==> flow/design.v <==
module rst_synch(clk, rst_n, RST_n);
  input RST_n, clk;
  output rst_n;
  reg ff1, ff2;
  always_ff @(negedge clk, negedge RST_n)
    if (!RST_n) begin
      ff1 <= 1'b0;
      ff2 <= 1'b0;
    end else begin
      ff1 <= 1'b1;
      ff2 <= ff1;
    end
  assign rst_n = ff2;
endmodule
module PWM11(clk, rst_n, duty, PWM_sig);
  input clk, rst_n;
  input[10:0] duty;
  output reg PWM_sig;
  reg[10:0] cnt;
  always_ff @(posedge clk, negedge rst_n)
    if (!rst_n) begin
      cnt <= 1'b0;
      PWM_sig <= 1'b0;
    end else begin
      cnt <= cnt + 1;
      PWM_sig <= cnt < duty;
    end
endmodule
module mtr_drv(clk, rst_n, lft_duty, rght_duty, DIRL, DIRR, PWML, PWMR);
  input clk, rst_n;
  input[11:0] lft_duty, rght_duty;
  output PWML, PWMR, DIRL, DIRR;
  wire[10:0] abs_rght_duty, abs_lft_duty;
  assign DIRR = rght_duty[11];
  assign abs_rght_duty = DIRR ? (~rght_duty[10:0]) : rght_duty[10:0];
  assign DIRL = lft_duty[11];
  assign abs_lft_duty = DIRL ? (~lft_duty[10:0]) : lft_duty[10:0];
  PWM11 rght_PWM(.clk(clk), .rst_n(rst_n), .duty(abs_rght_duty), .PWM_sig(PWMR));
  PWM11 lft_PWM(.clk(clk), .rst_n(rst_n), .duty(abs_lft_duty), .PWM_sig(PWML));
endmodule
module err_compute_DP(clk,en_accum,clr_accum,sub,sel,IR_R0,IR_R1,IR_R2,IR_R3,
                    IR_L0,IR_L1,IR_L2,IR_L3,error);
  input clk;							 
  input en_accum,clr_accum;				 
  input sub;							 
  input [2:0] sel;						 
  input [11:0] IR_R0,IR_R1,IR_R2,IR_R3;  
  input [11:0] IR_L0,IR_L1,IR_L2,IR_L3;  
  output reg signed [15:0] error;	 
	wire [15:0] selected_IR; 
	assign selected_IR = (sel==3'b000) ? {4'h0, IR_R0} :
						(sel==3'b001) ? {4'h0, IR_L0} :
						(sel==3'b010) ? {3'h0, IR_R1, 1'b0} :
						(sel==3'b011) ? {3'h0, IR_L1, 1'b0} :
						(sel==3'b100) ? {2'h0, IR_R2, 2'h0} :
						(sel==3'b101) ? {2'h0, IR_L2, 2'h0} :
						(sel==3'b110) ? {1'b0, IR_R3, 3'h0} :
						{1'b0, IR_L3, 3'h0};
	wire [15:0] selected_IR_comp;
	assign selected_IR_comp = sub ? (~selected_IR + 1'b1) : selected_IR;
	wire [15:0] next_error;
	assign next_error = error + selected_IR_comp;
  always_ff @(posedge clk)
    if (clr_accum)
	  error <= 16'h0000;
	else if (en_accum)
	  error <= next_error;  
endmodule
module err_compute_SM(sel, err_vld, IR_vld, clr_accum, en_accum, clk, rst_n);
	typedef enum reg [1:0] {IDLE, ERR, ACCUM} state_t;
		state_t state, nxt_state;
	input IR_vld, clk, rst_n;
	output logic err_vld, clr_accum, en_accum;
	output logic [2:0] sel;
	logic inc_sel, clr_sel;  
	always_ff @(posedge clk, negedge rst_n)
		if(!rst_n)
			state <= IDLE;
		else
			state <= nxt_state;
	always_ff @(posedge clk, negedge rst_n)
		if(!rst_n)
			sel <= 3'h0;
		else if(clr_sel)
			sel <= 3'h0;
		else if(inc_sel)
			sel <= sel + 1;
	always_comb begin
		nxt_state = IDLE;
		err_vld = 0;
		clr_accum = 0;
		en_accum = 0;
		inc_sel = 0;
		clr_sel = 0;
		case(state)
			IDLE: if(IR_vld) begin  
					nxt_state = ERR;
					clr_accum = 1;  
				end
			ERR: begin
					nxt_state = ACCUM;
					en_accum = 1;  
				end
			ACCUM: if(sel == 3'h7) begin  
					nxt_state = IDLE;
					err_vld = 1;  
					clr_sel = 1;
				end else begin  
					nxt_state = ERR;
					inc_sel = 1;  
				end
			default: nxt_state = IDLE;  
		endcase
	end
endmodule
module err_compute(error, err_vld, IR_vld, clk, rst_n, IR_R0,IR_R1,IR_R2,IR_R3,
                    IR_L0,IR_L1,IR_L2,IR_L3);
	input [11:0] IR_R0,IR_R1,IR_R2,IR_R3;
	input [11:0] IR_L0,IR_L1,IR_L2,IR_L3;
	input IR_vld, clk, rst_n;
	output reg signed [15:0] error;
	output logic err_vld;
	logic en_accum, clr_accum;
	wire [2:0] sel;	
	err_compute_SM sm(.sel(sel), .err_vld(err_vld), .IR_vld(IR_vld), .clr_accum(clr_accum), .en_accum(en_accum), .clk(clk), .rst_n(rst_n));			
	err_compute_DP datapath(.clk(clk),.en_accum(en_accum),.clr_accum(clr_accum),.sub(sel[0]),.sel(sel),.IR_R0(IR_R0),.IR_R1(IR_R1),.IR_R2(IR_R2),.IR_R3(IR_R3),
                    .IR_L0(IR_L0),.IR_L1(IR_L1),.IR_L2(IR_L2),.IR_L3(IR_L3),.error(error));
endmodule
module SPI_mstr16(clk,rst_n,SS_n,SCLK,MOSI,MISO,wrt,cmd,done,rd_data);
  input clk,rst_n;
  input wrt;
  input [15:0] cmd;
  input MISO;
  output reg done;		 
  output reg SS_n;		 
  output SCLK, MOSI;
  output [15:0] rd_data;
  typedef enum reg[1:0] {IDLE, FRNT_PRCH, MAIN, BCK_PRCH} state_t;
  state_t state, nxt_state;
  reg [15:0] shft_reg;
  reg [4:0] sclk_div;
  reg MISO_smpl;
  reg [3:0] bit_cnt;
  logic set_done,initialize,rst_sclk_div,shft,smpl;
  wire SCLK_rise_nxt, SCLK_fall_nxt;
  always @(posedge clk)
    if (initialize)
	  shft_reg <= cmd;
	else if (shft)
	  shft_reg <= {shft_reg[14:0],MISO_smpl};
  assign rd_data = shft_reg;
  assign MOSI = shft_reg[15];
  always @(posedge clk)
    if (smpl)
	  MISO_smpl <= MISO;
  always @(posedge clk)
    if (rst_sclk_div)
	  sclk_div <= 5'b10111;
	else
	  sclk_div <= sclk_div + 1;
  assign SCLK = sclk_div[4];
  assign SCLK_fall_nxt = &sclk_div;
  assign SCLK_rise_nxt = ~sclk_div[4] & &sclk_div[3:0];
  always @(posedge clk)
    if (initialize)
	  bit_cnt <= 4'b0000;
	else if (shft)
	  bit_cnt <= bit_cnt + 1;
  always @(posedge clk,negedge rst_n)
    if (!rst_n)
	  done <= 1'b0;			 
	else if (set_done)
	  done <= 1'b1;
	else if (initialize)
	  done <= 1'b0;
  always @(posedge clk,negedge rst_n)
    if (!rst_n)
	  SS_n <= 1'b1;			 
	else if (set_done)
	  SS_n <= 1'b1;
	else if (initialize)
	  SS_n <= 1'b0;
  always @(posedge clk, negedge	rst_n)
    if (!rst_n)
	  state <= IDLE;
	else
	  state <= nxt_state;
  always_comb begin
    nxt_state = IDLE;
	initialize = 0;
	rst_sclk_div = 0;
	set_done = 0;
	shft = 0;
	smpl = 0;
	case (state)
	  IDLE : begin
	    if (wrt) begin
		  initialize = 1;
		  nxt_state = FRNT_PRCH;
		end	 
        rst_sclk_div = 1;			 
	  end
	  FRNT_PRCH : begin
	    if (SCLK_rise_nxt) begin
		  smpl = 1;
		  nxt_state = MAIN;
		end else
		  nxt_state = FRNT_PRCH;
	  end
	  MAIN : begin
	    smpl = SCLK_rise_nxt;
		shft = SCLK_fall_nxt;
		if (&bit_cnt & SCLK_rise_nxt)
		  nxt_state = BCK_PRCH;
		else
		  nxt_state = MAIN;
	  end
	  BCK_PRCH : begin
	    if (SCLK_fall_nxt) begin
		  rst_sclk_div = 1;			 
		  set_done = 1;
		  shft = 1;
		  nxt_state = IDLE;
		end else
		  nxt_state = BCK_PRCH;  
	  end
	endcase
  end
endmodule
module A2D_intf(res, cnv_cmplt, strt_cnv, chnnl, SS_n, SCLK, MOSI, MISO, clk, rst_n);
typedef enum reg [1:0] {IDLE, CMD1, WAIT, CMD2} state_t;
	state_t state, nxt_state;
input strt_cnv, clk, rst_n;
input [2:0] chnnl;
output logic cnv_cmplt;
output [11:0] res;
input MISO;
output SS_n, SCLK, MOSI;
logic wrt, cmplt;
wire done;
wire [15:0] rd_data;
assign res[11:0] = ~rd_data[11:0];  
SPI_mstr16 spi(.cmd({2'b00, chnnl, 11'h000}), .wrt(wrt), .done(done), .rd_data(rd_data),
				.SS_n(SS_n), .SCLK(SCLK), .MOSI(MOSI), .MISO(MISO), .clk(clk), .rst_n(rst_n));
always_ff @(posedge clk, negedge rst_n)
	if(!rst_n)
		state <= IDLE;
	else
		state <= nxt_state;
always_comb begin
	nxt_state = IDLE;
	wrt = 0;
	cmplt = 0;
	case(state)
		IDLE: if(strt_cnv) begin   
				nxt_state = CMD1;
				wrt = 1;           
			end
		CMD1: if(done)             
				nxt_state = WAIT;
			   else
				nxt_state = CMD1;
		WAIT: begin
				nxt_state = CMD2;  
				wrt = 1;           
			end
		CMD2: if(done) begin       
				nxt_state = IDLE;
				cmplt = 1;         
			end else begin
				nxt_state = CMD2;
			end
		default: nxt_state = IDLE;
	endcase
end
always_ff @(posedge clk, negedge rst_n)
	if(!rst_n) begin
		cnv_cmplt <= 0;
	end else if(strt_cnv) begin  
		cnv_cmplt <= 0;
	end else if(cmplt) begin  
		cnv_cmplt <= 1;
	end
endmodule
module IR_intf(clk, rst_n, IR_R0, IR_R1, IR_R2, IR_R3, IR_L0, IR_L1, IR_L2, IR_L3, IR_en, IR_vld, line_present, SS_n, SCLK, MOSI, MISO);
  localparam LINE_THRES = 12'h040;
  parameter FAST_SIM = 0;
  input MISO, clk, rst_n;
  output reg [11:0] IR_R0, IR_R1, IR_R2, IR_R3, IR_L0, IR_L1, IR_L2, IR_L3;
  output logic IR_en, IR_vld, line_present;
  output SS_n, SCLK, MOSI;
  reg [17:0] tmr;
  reg [11:0] IR_max;
  logic rst_tmr, strt_cnv, clr, EN_R0, EN_R1, EN_R2, EN_R3, EN_L0, EN_L1, EN_L2, EN_L3, inc_chnnl, clr_chnnl;
  logic [2:0] chnnl;
  wire nxt_round, settled, cnv_cmplt;
  wire [11:0] res;
  typedef enum reg [2:0] { IDLE, WAIT_TMR, IR_SETTLE, START_CNV, WAIT_CNV } state_t;
  state_t state, next_state;
  A2D_intf a2d(.clk(clk), .rst_n(rst_n), .chnnl(chnnl), .strt_cnv(strt_cnv), .SS_n(SS_n), .SCLK(SCLK), .MOSI(MOSI), .MISO(MISO), .cnv_cmplt(cnv_cmplt), .res(res));
  always_ff @(posedge clk)
    if (EN_R0)
      IR_R0 <= res;
  always_ff @(posedge clk)
    if (EN_R1)
      IR_R1 <= res;
  always_ff @(posedge clk)
    if (EN_R2)
      IR_R2 <= res;
  always_ff @(posedge clk)
    if (EN_R3)
      IR_R3 <= res;
  always_ff @(posedge clk)
    if (EN_L0)
      IR_L0 <= res;
  always_ff @(posedge clk)
    if (EN_L1)
      IR_L1 <= res;
  always_ff @(posedge clk)
    if (EN_L2)
      IR_L2 <= res;
  always_ff @(posedge clk)
    if (EN_L3)
      IR_L3 <= res;
  always_ff @(posedge clk, negedge rst_n)
	if(!rst_n)
	  chnnl <= 3'b000;
    else if (clr_chnnl)
      chnnl <= 3'b000;
    else if (inc_chnnl)
      chnnl <= chnnl + 1;
  always_ff @(posedge clk, negedge rst_n)
  	if(!rst_n)
	  tmr <= 18'h00000;
    else if (rst_tmr)
      tmr <= 18'h00000;
    else
      tmr <= tmr + 1;
  always_ff @(posedge clk, negedge rst_n)
    if (!rst_n)
      state <= IDLE;
    else
      state <= next_state;
  always_ff @(posedge clk, negedge rst_n)
    if (!rst_n)
      line_present <= 1'b0;
    else if (IR_vld) begin
      if (IR_max > LINE_THRES)
        line_present <= 1'b1;
      else
        line_present <= 1'b0;
    end
  always_ff @(posedge clk,negedge rst_n)
    if(!rst_n)
      IR_max <= 12'h000;
    else if (clr)
      IR_max <= 12'h000;
    else if (cnv_cmplt && res > IR_max)
      IR_max <= res;
  always_comb begin
	next_state = IDLE;
    clr = 0;
    IR_en = 0;
    IR_vld = 0;
    rst_tmr = 0;
    strt_cnv = 0;
    inc_chnnl = 0;
    clr_chnnl = 0;
    EN_R0 = 0;
    EN_R1 = 0;
    EN_R2 = 0;
    EN_R3 = 0;
    EN_L0 = 0;
    EN_L1 = 0;
    EN_L2 = 0;
    EN_L3 = 0;
    case(state)
      default : begin
        clr = 1;
        rst_tmr = 1;
        next_state = WAIT_TMR;
      end
      WAIT_TMR : if (nxt_round) begin
        rst_tmr = 1;
        next_state = IR_SETTLE;
        clr = 1;
      end else begin
        clr = 1;
        next_state = WAIT_TMR;
      end
      IR_SETTLE : if (settled) begin
        IR_en = 1;
        clr_chnnl = 1;
        next_state = START_CNV;
      end else begin
        IR_en = 1;
        next_state = IR_SETTLE;
      end
      START_CNV : begin
        IR_en = 1;
        strt_cnv = 1;
        next_state = WAIT_CNV;
      end
      WAIT_CNV : if (cnv_cmplt) begin
        case (chnnl)
          3'b001 : EN_R1 = 1;
          3'b010 : EN_R2 = 1;
          3'b011 : EN_R3 = 1;
          3'b100 : EN_L0 = 1;
          3'b101 : EN_L1 = 1;
          3'b110 : EN_L2 = 1;
          3'b111 : EN_L3 = 1;
          default : EN_R0 = 1;
        endcase
        inc_chnnl = 1;
        if (chnnl == 3'b111) begin
		      rst_tmr = 1;
          IR_vld = 1;
          next_state = IDLE;
        end else begin
          IR_en = 1;
          next_state = START_CNV;
        end
      end else begin
        IR_en = 1;
        next_state = WAIT_CNV;
      end
    endcase
  end
  generate 
    if (FAST_SIM) begin
      assign nxt_round = &tmr[13:0];
      assign settled = &tmr[10:0];
    end else begin
      assign nxt_round = &tmr;
      assign settled = &tmr[11:0];
    end 
  endgenerate
endmodule
module PID(lft_speed, rght_speed, moving, error, err_vld, go, line_present, clk, rst_n);
	parameter FAST_SIM = 0;       
	localparam P_coeff = 7'h06;   
	localparam I_coeff = 7'h01;   
	localparam D_coeff = 7'h38;   
	output [11:0] lft_speed;      
	output [11:0] rght_speed;     
	output wire moving;           
	input [15:0] error;
	input err_vld, go, line_present;
	input clk, rst_n;
	reg [10:0] FRWRD;             
	reg signed [14:0] P_term;
	reg signed [9:0] I_term;
	reg signed [14:0] D_term;
	reg signed [14:0] P_term_flopped;
	reg signed [9:0] I_term_flopped;
	reg signed [14:0] D_term_flopped;
	wire signed [14:0] PID;
	wire [11:0] FRWRD_sum;
	wire [11:0] FRWRD_diff;
	wire incr_en;
	assign PID = go ? (P_term_flopped + {{5{I_term_flopped[9]}},I_term_flopped} + D_term_flopped) : 15'h0000;
	assign moving = (FRWRD > 11'h080) ? 1'b1 : 1'b0;  
	assign lft_speed = moving ? FRWRD_sum : {1'b0, FRWRD};  
	assign rght_speed = moving ? FRWRD_diff : {1'b0, FRWRD};  
	assign FRWRD_sum = {1'b0, FRWRD} + PID[14:3];  
	assign FRWRD_diff = {1'b0, FRWRD} - PID[14:3];
	assign incr_en = err_vld && ~&FRWRD[9:8];  
	always_ff @(posedge clk) begin
		P_term_flopped <= P_term;
		I_term_flopped <= I_term;  
		D_term_flopped <= D_term;
	end
	generate
		if(FAST_SIM) begin
			always_ff @(posedge clk, negedge rst_n)
				if(!rst_n)
					FRWRD <= 11'h000;
				else if(!go)
					FRWRD <= 11'h000;
				else if(incr_en)
					FRWRD <= FRWRD + 6'h20;
		end else begin
			always_ff @(posedge clk, negedge rst_n)
				if(!rst_n)
					FRWRD <= 11'h000;
				else if(!go)
					FRWRD <= 11'h000;
				else if(incr_en)
					FRWRD <= FRWRD + 6'h04;
		end
	endgenerate
	wire signed [10:0] err_sat;
	assign err_sat = (!error[15] && |error[14:10]) ? 11'h3ff :
						(error[15] && ~&error[14:10]) ? 11'h400 :
						error[10:0];
	assign P_term = $signed(P_coeff)*err_sat;  
	logic [10:0] err_sat_flopped, prev_err;
	wire [10:0] D_diff;
	wire signed [7:0] D_diff_sat;
	always_ff @(posedge clk, negedge rst_n)
		if(!rst_n) begin
			err_sat_flopped <= 11'h000;
			prev_err <= 11'h000;
		end else if(err_vld) begin
			err_sat_flopped <= err_sat;
			prev_err <= err_sat_flopped;
		end
	assign D_diff = err_sat - prev_err;
	assign D_diff_sat = (!D_diff[10] && |D_diff[9:7]) ? 8'h7f :
						(D_diff[10] && ~&D_diff[9:7]) ? 8'h80 :
						D_diff[7:0];
	assign D_term = $signed(D_coeff)*D_diff_sat;
	logic signed [15:0] integrator;
    logic [15:0] ext_err_sat;  
    logic [15:0] temp_sum;  
    logic [15:0] res_sum;  
    logic overflow_sel;  
    logic res_sel;  
    assign ext_err_sat = { {5{err_sat[10]}}, err_sat[10:0] };
    assign temp_sum = integrator + ext_err_sat;  
    assign res_sum = (~overflow_sel && err_vld) ? temp_sum : integrator;  
	assign I_term = $signed(I_coeff)*integrator[15:6];
    always_ff @(posedge clk, negedge rst_n)
        if (!rst_n)
            integrator <= 0;
        else if (res_sel)
            integrator <= 0;
        else
            integrator <= res_sum;
    always_comb begin
        overflow_sel = 0;
        if (ext_err_sat[15] == integrator[15] && ext_err_sat[15] != temp_sum[15]) begin
            overflow_sel = 1;
        end
    end
    logic prev_line;  
    always_ff @(posedge clk, negedge rst_n)
        if (!rst_n) 
            prev_line <= 0;
        else
            prev_line <= line_present;
    logic pos_edge;  
    assign pos_edge = (prev_line == 0) && (line_present == 1);
    assign res_sel = pos_edge | (~go) | (~moving);
endmodule
module UART_rcv(rdy, rx_data, clr_rdy, RX, clk, rst_n);
typedef enum reg [1:0] {IDLE, START, RXS} state_t;
	state_t state, nxt_state;
input clk, rst_n;
input clr_rdy;
output [7:0] rx_data;
input RX;
output reg rdy;
reg [12:0] baud_cnt;
reg [3:0] bit_cnt;
reg [8:0] rx_shft_reg;
reg RX_metastable, RX_stable, RX_previous;
reg start, shift, receiving, set_rdy;  
always_ff @(posedge clk)
	if(start)
		bit_cnt <= 4'h0;
	else if(shift)
		bit_cnt <= bit_cnt+1;
always_ff @(posedge clk)
	if(start)
		baud_cnt <= 13'h0000;
	else if(shift)
		baud_cnt <= 13'h0000;
	else if(receiving)
		baud_cnt <= baud_cnt+1;
assign shift = (baud_cnt == 13'h1458);  
always_ff @(posedge clk)
	RX_metastable <= RX;
always_ff @(posedge clk) begin
	RX_stable <= RX_metastable;
	RX_previous <= RX_stable;  
end
always_ff @(posedge clk)
	if(shift)
		rx_shft_reg <= {RX_stable, rx_shft_reg} >> 1;  
assign rx_data = rx_shft_reg;
always_ff @(posedge clk, negedge rst_n)
	if(!rst_n)
		rdy <= 1'b0;
	else if(clr_rdy || start)
		rdy <= 1'b0;
	else if(set_rdy)
		rdy <= 1'b1;
always_ff @(posedge clk, negedge rst_n)
	if(!rst_n)
		state <= IDLE;
	else
		state <= nxt_state;
always_comb begin
	nxt_state = IDLE;
	start = 0;
	receiving = 0;
	set_rdy = 0;
	case(state)
		IDLE: if(!RX_stable && RX_previous) begin  
				nxt_state = START;
				start = 1;
			end
		START: begin
			nxt_state = RXS;
			receiving = 1;
			end
		RXS: if(bit_cnt == 4'h9) begin  
				nxt_state = IDLE;
				set_rdy = 1;
			end else begin
				nxt_state = RXS;
				receiving = 1;
			end
		default: nxt_state = IDLE;  
	endcase
end
endmodule
module UART_wrapper(cmd_rdy, clr_cmd_rdy, cmd, RX, clk, rst_n);
typedef enum reg [1:0] {BYTE1, BYTE2} state_t;
	state_t state, nxt_state;
input clr_cmd_rdy, RX, clk, rst_n;
output logic [15:0] cmd;
output logic cmd_rdy;
wire rx_rdy;
wire [7:0] rx_data;
logic clr_rx_rdy, set_cmd_rdy, shft_byte;
UART_rcv UART_rx(.clk(clk),.rst_n(rst_n),.RX(RX),.rdy(rx_rdy),.rx_data(rx_data),.clr_rdy(clr_rx_rdy));
always_ff @(posedge clk)
	if(shft_byte)
		cmd <= {cmd[7:0],rx_data[7:0]};  
always_ff @(posedge clk, negedge rst_n)
	if(!rst_n)
		state <= BYTE1;
	else
		state <= nxt_state;
always_comb begin
	nxt_state = BYTE1;
	clr_rx_rdy = 0;
	shft_byte = 0;
	set_cmd_rdy = 0;
	case(state)
		BYTE1: if(rx_rdy) begin  
			shft_byte = 1;  
			clr_rx_rdy = 1;  
			nxt_state = BYTE2;
		end
		BYTE2: if(rx_rdy) begin  
			shft_byte = 1;  
			clr_rx_rdy = 1;  
			set_cmd_rdy = 1;  
			nxt_state = BYTE1;
		end else
			nxt_state = BYTE2;
		default: nxt_state = BYTE1;
	endcase
end
always_ff @(posedge clk, negedge rst_n)
	if(!rst_n)
		cmd_rdy <= 0;
	else if(clr_cmd_rdy)
		cmd_rdy <= 0;
	else if(set_cmd_rdy)
		cmd_rdy <= 1;
endmodule
module cmd_proc(clk,rst_n,BMPL_n,BMPR_n,go,err_opn_lp,line_present,buzz,RX);
input clk,rst_n,BMPL_n,BMPR_n,RX,line_present;
output logic go;
output logic buzz;
output reg [15:0] err_opn_lp;
logic last_veer_right, nxt_cmd, cmd_rdy, cap_cmd, rst_tmr;
logic [15:0] cmd;
logic [1:0] cmd_reg;
logic [15:0] cmd_shft_reg;
logic [25:0] tmr;
logic REV_tmr1, REV_tmr2, BMP_DBNC_tmr;
logic shft;
logic en_buzz;
logic [14:0] buzz_cntr;
parameter FAST_SIM = 0;
UART_wrapper UART(.cmd(cmd), .cmd_rdy(cmd_rdy), .clr_cmd_rdy(cap_cmd), .RX(RX), .clk(clk), .rst_n(rst_n));
always_ff @(posedge clk, negedge rst_n)begin 
	if(!rst_n)
		cmd_shft_reg[15:0] <= 16'h0000;
	else if(cap_cmd) begin 
		cmd_shft_reg[15:0] <= cmd[15:0];
	end else if(shft) begin 
		cmd_shft_reg[15:0] <= {2'b0 , cmd_shft_reg[15:2]}; 
	end 
end 
assign cmd_reg[1:0] = cmd_shft_reg[1:0];
always_ff@(posedge clk, negedge rst_n) begin 
	if(!rst_n)
		buzz_cntr <= 15'b000000000000000;
	else if(en_buzz)
		buzz_cntr <= buzz_cntr + 1;
end 
assign buzz = buzz_cntr[14];
always_ff @(posedge clk, negedge rst_n) begin 
	if(!rst_n)
		last_veer_right <= 0;
	else if(nxt_cmd)
		last_veer_right <= cmd_reg[0];
end 
always_ff @(posedge clk, negedge rst_n) begin
	if(!rst_n)
		tmr <= 0;
	else if(rst_tmr)
		tmr <= 0;
	else
		tmr <= tmr + 1;
end 
typedef enum reg [3:0] { IDLE, READY, CLR_GO, ASSERT_ERR_OPN_LP_1,ASSERT_ERR_OPN_LP_2, RST_ERR_OPN_LP, ASSERT_LFT_RGHT_ERR,BUZZ_100MS, BUZZ, REGULAR_VEER} state_t;
state_t state, next_state;
  always_ff @(posedge clk, negedge rst_n)
    if (!rst_n)
      state <= IDLE;
    else
      state <= next_state;
assign shft = nxt_cmd;
always_comb begin 
	next_state = IDLE;
	nxt_cmd = 0;
	cap_cmd = 0;
	err_opn_lp = 0;
	go = 0;
	rst_tmr = 0;
	en_buzz = 0;
	case (state) 
	IDLE : begin 
		if(cmd_rdy && line_present) begin 
			next_state = READY;
			cap_cmd = 1;
			go = 1;
		end else
			next_state = IDLE;
	end 
	READY : begin
		cap_cmd = 0;
		if(line_present) begin 
			if(!BMPL_n || !BMPR_n) begin 
				go = 0;
				rst_tmr = 1;
				en_buzz = 1;
				next_state = BUZZ_100MS;
				if(BMPL_n && BMPR_n)
					next_state = READY;
				else
					next_state = BUZZ;
			end else begin
				go = 1;
				next_state = READY;
			end
		end else if(cmd_shft_reg[1:0] == 2'b11) begin 
			go = 0;
			rst_tmr = 1;
			next_state = ASSERT_ERR_OPN_LP_1;
		end else if(|cmd_shft_reg[1:0]) begin
			go = 1;
			rst_tmr = 1;
			next_state = REGULAR_VEER;
		end else begin 
			go = 0;
			rst_tmr = 1;
			next_state = IDLE;
		end 
	end
	REGULAR_VEER : begin
		go = 1;
		if(cmd_shft_reg[0]) begin
			err_opn_lp = 16'h340;
			next_state = REGULAR_VEER;
		end else begin
			err_opn_lp = -16'h340;
			next_state = REGULAR_VEER;
		end 
		if(line_present) begin 
			nxt_cmd = 1;
			next_state = READY;
		end else
			next_state = REGULAR_VEER;
	end
	ASSERT_ERR_OPN_LP_1 : begin 
		go = 1;
		if(!last_veer_right) begin 
			if(!REV_tmr1) begin 
				err_opn_lp = -16'h1E0;
				next_state = ASSERT_ERR_OPN_LP_1;
			end else begin 
				go = 0;
				rst_tmr = 1;
				next_state = ASSERT_ERR_OPN_LP_2;
			end 
		end else begin 
			if(!REV_tmr1) begin 
				err_opn_lp = 16'h1E0;
				next_state = ASSERT_ERR_OPN_LP_1;
			end else begin 
				go = 0;
				rst_tmr = 1;
				next_state = ASSERT_ERR_OPN_LP_2;
			end 
		end
	end 
	ASSERT_ERR_OPN_LP_2 : begin 
		go = 1;
		if(!last_veer_right) begin 
			if(!REV_tmr2) begin 
				err_opn_lp = 16'h380;
				next_state = ASSERT_ERR_OPN_LP_2;
			end else begin 
				rst_tmr = 1;
				next_state = RST_ERR_OPN_LP;
			end 
		end else begin 
			if(!REV_tmr2) begin 
				err_opn_lp = -16'h380;
				next_state = ASSERT_ERR_OPN_LP_2;
			end else begin 
				rst_tmr = 1;
				next_state = RST_ERR_OPN_LP;
			end 
		end
	end 
	RST_ERR_OPN_LP : begin
		go = 1; 
		err_opn_lp = 0;
		if(line_present) begin
			nxt_cmd = 1;
			next_state = READY;
		end	else
			next_state = RST_ERR_OPN_LP;
	end 
	BUZZ_100MS : begin
		en_buzz = 1;
		if(BMP_DBNC_tmr) begin 
			if(BMPL_n && BMPR_n) begin 
				en_buzz = 0;
				next_state = READY;
			end else begin 
				next_state = BUZZ;
			end
		end else
			next_state = BUZZ_100MS;
	end 
	BUZZ : begin
		en_buzz = 1;
		if(BMPL_n && BMPR_n) begin 
			en_buzz = 0;
			next_state = READY;
		end else begin 
			next_state = BUZZ;
		end
	end 
	endcase
end 
 generate 
    if (FAST_SIM) begin
      assign REV_tmr1 = tmr[20:16] == 5'h0A ? 1'b1 : 1'b0;
      assign REV_tmr2 = tmr[20:16] == 5'h10 ? 1'b1 : 1'b0;
	  assign BMP_DBNC_tmr = &tmr[16:0];
    end else begin
      assign REV_tmr1 = tmr[20:16] == 5'h16 ? 1'b1 : 1'b0;
      assign REV_tmr2 = tmr[25:21] == 5'h1F ? 1'b1 : 1'b0;
	  assign BMP_DBNC_tmr = &tmr[21:0];
    end 
  endgenerate
endmodule 
module MazeRunner(clk,RST_n,SS_n,MOSI,MISO,SCLK,PWMR,PWML,
                  DIRR,DIRL,IR_EN,BMPL_n,BMPR_n,buzz,
				  buzz_n,RX,LED);
  input clk;		 
  input RST_n;		 
  output SS_n;		 
  output MOSI;		 
  output SCLK;		 
  input MISO;		 
  output PWMR;		 
  output PWML;		 
  output DIRR;		 
  output DIRL;		 
  output IR_EN;		 
  input BMPL_n;		 
  input BMPR_n;		 
  output buzz;		 
  output buzz_n;
  input RX;			 
  output [7:0] LED;	 
  wire rst_n;		 
  wire send_resp;	 
  wire cmd_rdy;		 
  wire [15:0] cmd;	 
  wire clr_cmd_rdy;	 
  wire [11:0] IR_R0,IR_R1,IR_R2,IR_R3;
  wire [11:0] IR_L0,IR_L1,IR_L2,IR_L3;
  wire moving;
  wire IR_vld;					 
  wire line_present;		 
  wire err_vld;				 
  wire go;
  wire [15:0] err_raw;		 
  wire [15:0] err_opn_lp;	 
  wire [15:0] error;		 
  wire signed [11:0] lft_spd,rght_spd;
  wire bmp_raw;				 
  localparam FAST_SIM = 1;		 
  rst_synch iRST(.clk(clk),.RST_n(RST_n),.rst_n(rst_n));
  mtr_drv iDRV(.clk(clk), .rst_n(rst_n), .lft_duty(lft_spd), .rght_duty(rght_spd), .DIRL(DIRL), .DIRR(DIRR), .PWML(PWML), .PWMR(PWMR));
  IR_intf #(.FAST_SIM(FAST_SIM)) iINTF(.clk(clk), .rst_n(rst_n), .IR_R0(IR_R0), .IR_R1(IR_R1), .IR_R2(IR_R2), .IR_R3(IR_R3), .IR_L0(IR_L0), .IR_L1(IR_L1), .IR_L2(IR_L2), .IR_L3(IR_L3), .IR_en(IR_EN), .IR_vld(IR_vld), .line_present(line_present), .SS_n(SS_n), .SCLK(SCLK), .MOSI(MOSI), .MISO(MISO));
  err_compute iERR(.error(err_raw), .err_vld(err_vld), .IR_R0(IR_R0), .IR_L0(IR_L0), .IR_R1(IR_R1), .IR_L1(IR_L1), .IR_R2(IR_R2), .IR_L2(IR_L2), .IR_R3(IR_R3), .IR_L3(IR_L3), .IR_vld(IR_vld), .clk(clk), .rst_n(rst_n));
  cmd_proc #(FAST_SIM) iCMDPROC(.clk(clk), .rst_n(rst_n), .BMPL_n(BMPL_n), .BMPR_n(BMPR_n), .go(go), .err_opn_lp(err_opn_lp), .line_present(line_present), .buzz(buzz), .RX(RX));
  assign buzz_n = ~buzz;
  assign error = (line_present) ? err_raw : err_opn_lp;	 
  PID #(.FAST_SIM(FAST_SIM)) iPID(.clk(clk), .rst_n(rst_n), .lft_speed(lft_spd), .rght_speed(rght_spd), .moving(moving), .error(error), .err_vld(err_vld), .go(go), .line_present(line_present));
  assign LED = 0;  
endmodule
== Tool chain data of MazeRunner ==
The steps from the RTL of MazeRunner to its reports follow in flow order.
Lines are those of the file above, counted from 1.
Operators carry their Yosys type and port widths (W data, S select, Z words).
Not given: n/a

* Top module: MazeRunner
* Clock input: clk
* Cell library: sky130hd
* Timing corner: tt_025C_1v80

== Word-level counts ==
Yosys after proc, flatten, opt, wreduce and memory -nomap, before mapping. Memory bits, and registers merged into a memory's read port (data or address), are not among the register bits. Print and check cells are not counted.

* Bits in registers: 411
* Bits of input ports: 6
* Output and inout bits: 18

* Add/subtract/negate cells: 20
* $mul: 2
* $lt $le $gt $ge: 5
* Equality and inequality tests: 44
* Multiplexer cells: 172
* Bitwise operators: 14
* Reduce/logical cells: 65

{| class="wikitable"
|+ Operator list
! kind !! number
|-
| $mux W16 || 12
|-
| $mux W15 || 8
|-
| $mux W1 || 93
|-
| $mux W11 || 6
|-
| $mul A4 B8 Y12 const A || 1
|-
| $pmux W16 S3 || 1
|-
| $mux W12 || 4
|-
| $mul A3 B11 Y14 const A || 1
|-
| $add A16 B16 Y16 || 2
|-
| $pmux W4 S8 || 1
|-
| $add A15 B15 Y15 || 2
|-
| $mux W4 || 7
|-
| $eq A3 B3 Y1 const B || 9
|-
| $add A26 B1 Y26 const B || 1
|-
| $mux W26 || 1
|-
| $add A11 B1 Y11 const B || 2
|-
| $lt A11 B11 Y1 || 2
|-
| $not A11 Y11 || 2
|-
| $pmux W1 S3 || 7
|-
| $mux W3 || 7
|-
| $reduce_bool A2 Y1 || 10
|-
| $add A18 B1 Y18 const B || 1
|-
| $reduce_or A2 Y1 || 9
|-
| $eq A3 B2 Y1 const B || 6
|-
| $reduce_or A3 Y1 || 6
|-
| $mux W18 || 1
|-
| $reduce_and A17 Y1 || 1
|-
| $not A15 Y16 || 1
|}

Not listed: further kinds 55, cells in them 118.

== Depth ==
Depth = most cells in a row (Yosys ltp): at word level without a register or memory, in the mapped netlist without a sequential cell, where the memories' decode and read muxes count.

* Word-level depth: 19
* ABC_AREA: 1
* Depth in mapped cells: 37
* Mapped depth without buffers: 37

== Synthesis result ==
Yosys stat after the flow's synthesis: flattened, memories mapped to cells. It holds for the ABC_AREA given above (unset counts as 0); a run with the other value may have another netlist.
The area totals of this step are shown rounded.

* Cells in the netlist: 2524
* Cell area after synthesis: 0.0224 mm^2
* Flip-flops: 409

{| class="wikitable"
|+ Cell types
! cell type !! number
|-
| sky130_fd_sc_hd__dfrtp_1 || 181
|-
| sky130_fd_sc_hd__edfxtp_1 || 125
|-
| sky130_fd_sc_hd__ha_1 || 163
|-
| sky130_fd_sc_hd__dfxtp_1 || 93
|-
| sky130_fd_sc_hd__nand2_1 || 463
|-
| sky130_fd_sc_hd__inv_1 || 376
|-
| sky130_fd_sc_hd__o21ai_0 || 175
|-
| sky130_fd_sc_hd__a21oi_1 || 161
|-
| sky130_fd_sc_hd__xor2_1 || 86
|-
| sky130_fd_sc_hd__nor2_1 || 168
|-
| sky130_fd_sc_hd__nand3_1 || 109
|-
| sky130_fd_sc_hd__fa_1 || 22
|-
| sky130_fd_sc_hd__xnor2_1 || 40
|-
| sky130_fd_sc_hd__dfstp_2 || 8
|-
| sky130_fd_sc_hd__nor3_1 || 41
|-
| sky130_fd_sc_hd__nand4_1 || 30
|-
| sky130_fd_sc_hd__nor3b_1 || 18
|-
| sky130_fd_sc_hd__clkbuf_1 || 31
|}

Other cell types: 53; their cells: 234.

Appendix: measured runs

Top module MazeRunner; platform sky130hd; tools Yosys and OpenROAD; 6 stored runs in no particular order. Input and output delays are each 20% of the period that was set; the output load is 0.01 pF.
By "total power after layout" is meant OpenSTA's value without simulated activity: inputs other than the clock are taken to toggle once in ten clock periods, and the tool carries that through the logic.
The measured numbers are rounded.

=== Run 1 ===
{| class="wikitable"
! Setting !! Value
|-
| ABC_AREA || 1
|-
| CORE_MARGIN || 3
|-
| CORE_UTILIZATION || 19
|-
| CTS_CLUSTER_DIAMETER || 361
|-
| PLACE_DENSITY || 0.88
|-
| SLEW_MARGIN || 15
|-
| period_ns || 7.72
|-
| CAP_MARGIN || 20
|-
! Result !! Value
|-
| Setup slack of the worst path || 0.660 ns
|-
| Chip area after synthesis (Yosys) || 0.0224 mm^2
|-
| Utilization in the final report || 21.9 %
|-
| Die size || 0.122 mm^2
|-
| Total power after layout || 4.20 mW
|-
| Post-route setup TNS || 0.000 ns
|-
| Smallest hold slack || 0.299 ns
|}

=== Run 2 ===
{| class="wikitable"
! Setting !! Value
|-
| CAP_MARGIN || 20
|-
| CELL_PAD_IN_SITES_DETAIL_PLACEMENT || 1
|-
| CORE_UTILIZATION || 27
|-
| MIN_ROUTING_LAYER || met2
|-
| PLACE_DENSITY_LB_ADDON || 0.17
|-
| SETUP_SLACK_MARGIN || 0.47
|-
| period_ns || 10.9
|-
| CORE_MARGIN || 2
|-
| SLEW_MARGIN || 20
|-
! Result !! Value
|-
| Setup slack of the worst path || 2.54 ns
|-
| Chip area after synthesis (Yosys) || 0.022 mm^2
|-
| Utilization in the final report || 31.1 %
|-
| Die size || 0.0838 mm^2
|-
| Total power after layout || 3.38 mW
|-
| Post-route setup TNS || 0.000 ns
|-
| Smallest hold slack || 0.303 ns
|}

=== Run 3 ===
{| class="wikitable"
! Setting !! Value
|-
| CORE_MARGIN || 4
|-
| CORE_UTILIZATION || 35
|-
| CTS_CLUSTER_DIAMETER || 201
|-
| GPL_TIMING_DRIVEN || 0
|-
| MIN_ROUTING_LAYER || met1
|-
| PLACE_DENSITY_LB_ADDON || 0.24
|-
| SETUP_SLACK_MARGIN || -0.44
|-
| SLEW_MARGIN || 35
|-
| period_ns || 4.64
|-
| CAP_MARGIN || 20
|-
! Result !! Value
|-
| Setup slack of the worst path || -1.19 ns
|-
| Chip area after synthesis (Yosys) || 0.022 mm^2
|-
| Utilization in the final report || 43.2 %
|-
| Die size || 0.067 mm^2
|-
| Total power after layout || 7.76 mW
|-
| Post-route setup TNS || -11.9 ns
|-
| Smallest hold slack || 0.302 ns
|}

=== Run 4 ===
{| class="wikitable"
! Setting !! Value
|-
| CORE_UTILIZATION || 40
|-
| PLACE_DENSITY || 0.6
|-
| period_ns || 7.84
|-
| CAP_MARGIN || 20
|-
| CORE_MARGIN || 2
|-
| SLEW_MARGIN || 20
|-
! Result !! Value
|-
| Setup slack of the worst path || 0.807 ns
|-
| Chip area after synthesis (Yosys) || 0.022 mm^2
|-
| Utilization in the final report || 45.4 %
|-
| Die size || 0.0569 mm^2
|-
| Total power after layout || 4.53 mW
|-
| Post-route setup TNS || 0.000 ns
|-
| Smallest hold slack || 0.301 ns
|}

=== Run 5 ===
{| class="wikitable"
! Setting !! Value
|-
| CAP_MARGIN || 25
|-
| CELL_PAD_IN_SITES_DETAIL_PLACEMENT || 1
|-
| CORE_ASPECT_RATIO || 1.32
|-
| CORE_MARGIN || 8
|-
| CORE_UTILIZATION || 18
|-
| CTS_CLUSTER_DIAMETER || 112
|-
| GPL_TIMING_DRIVEN || 0
|-
| HOLD_SLACK_MARGIN || 0.11
|-
| MAX_ROUTING_LAYER || met5
|-
| PLACE_DENSITY_LB_ADDON || 0.15
|-
| SETUP_SLACK_MARGIN || 2.27
|-
| SLEW_MARGIN || 35
|-
| TNS_END_PERCENT || 95
|-
| period_ns || 10.0
|-
! Result !! Value
|-
| Setup slack of the worst path || 2.48 ns
|-
| Chip area after synthesis (Yosys) || 0.022 mm^2
|-
| Utilization in the final report || 21.8 %
|-
| Die size || 0.134 mm^2
|-
| Total power after layout || 3.78 mW
|-
| Post-route setup TNS || 0.000 ns
|-
| Smallest hold slack || 0.301 ns
|}

=== Run 6 ===
{| class="wikitable"
! Setting !! Value
|-
| CELL_PAD_IN_SITES_DETAIL_PLACEMENT || 2
|-
| CORE_ASPECT_RATIO || 0.7
|-
| CORE_MARGIN || 6
|-
| CORE_UTILIZATION || 44
|-
| CTS_CLUSTER_DIAMETER || 28
|-
| GPL_TIMING_DRIVEN || 0
|-
| MAX_ROUTING_LAYER || met4
|-
| MIN_ROUTING_LAYER || met2
|-
| PLACE_DENSITY || 0.76
|-
| period_ns || 7.45
|-
| CAP_MARGIN || 20
|-
| SLEW_MARGIN || 20
|}
No results, routing failed with GRT-0116.
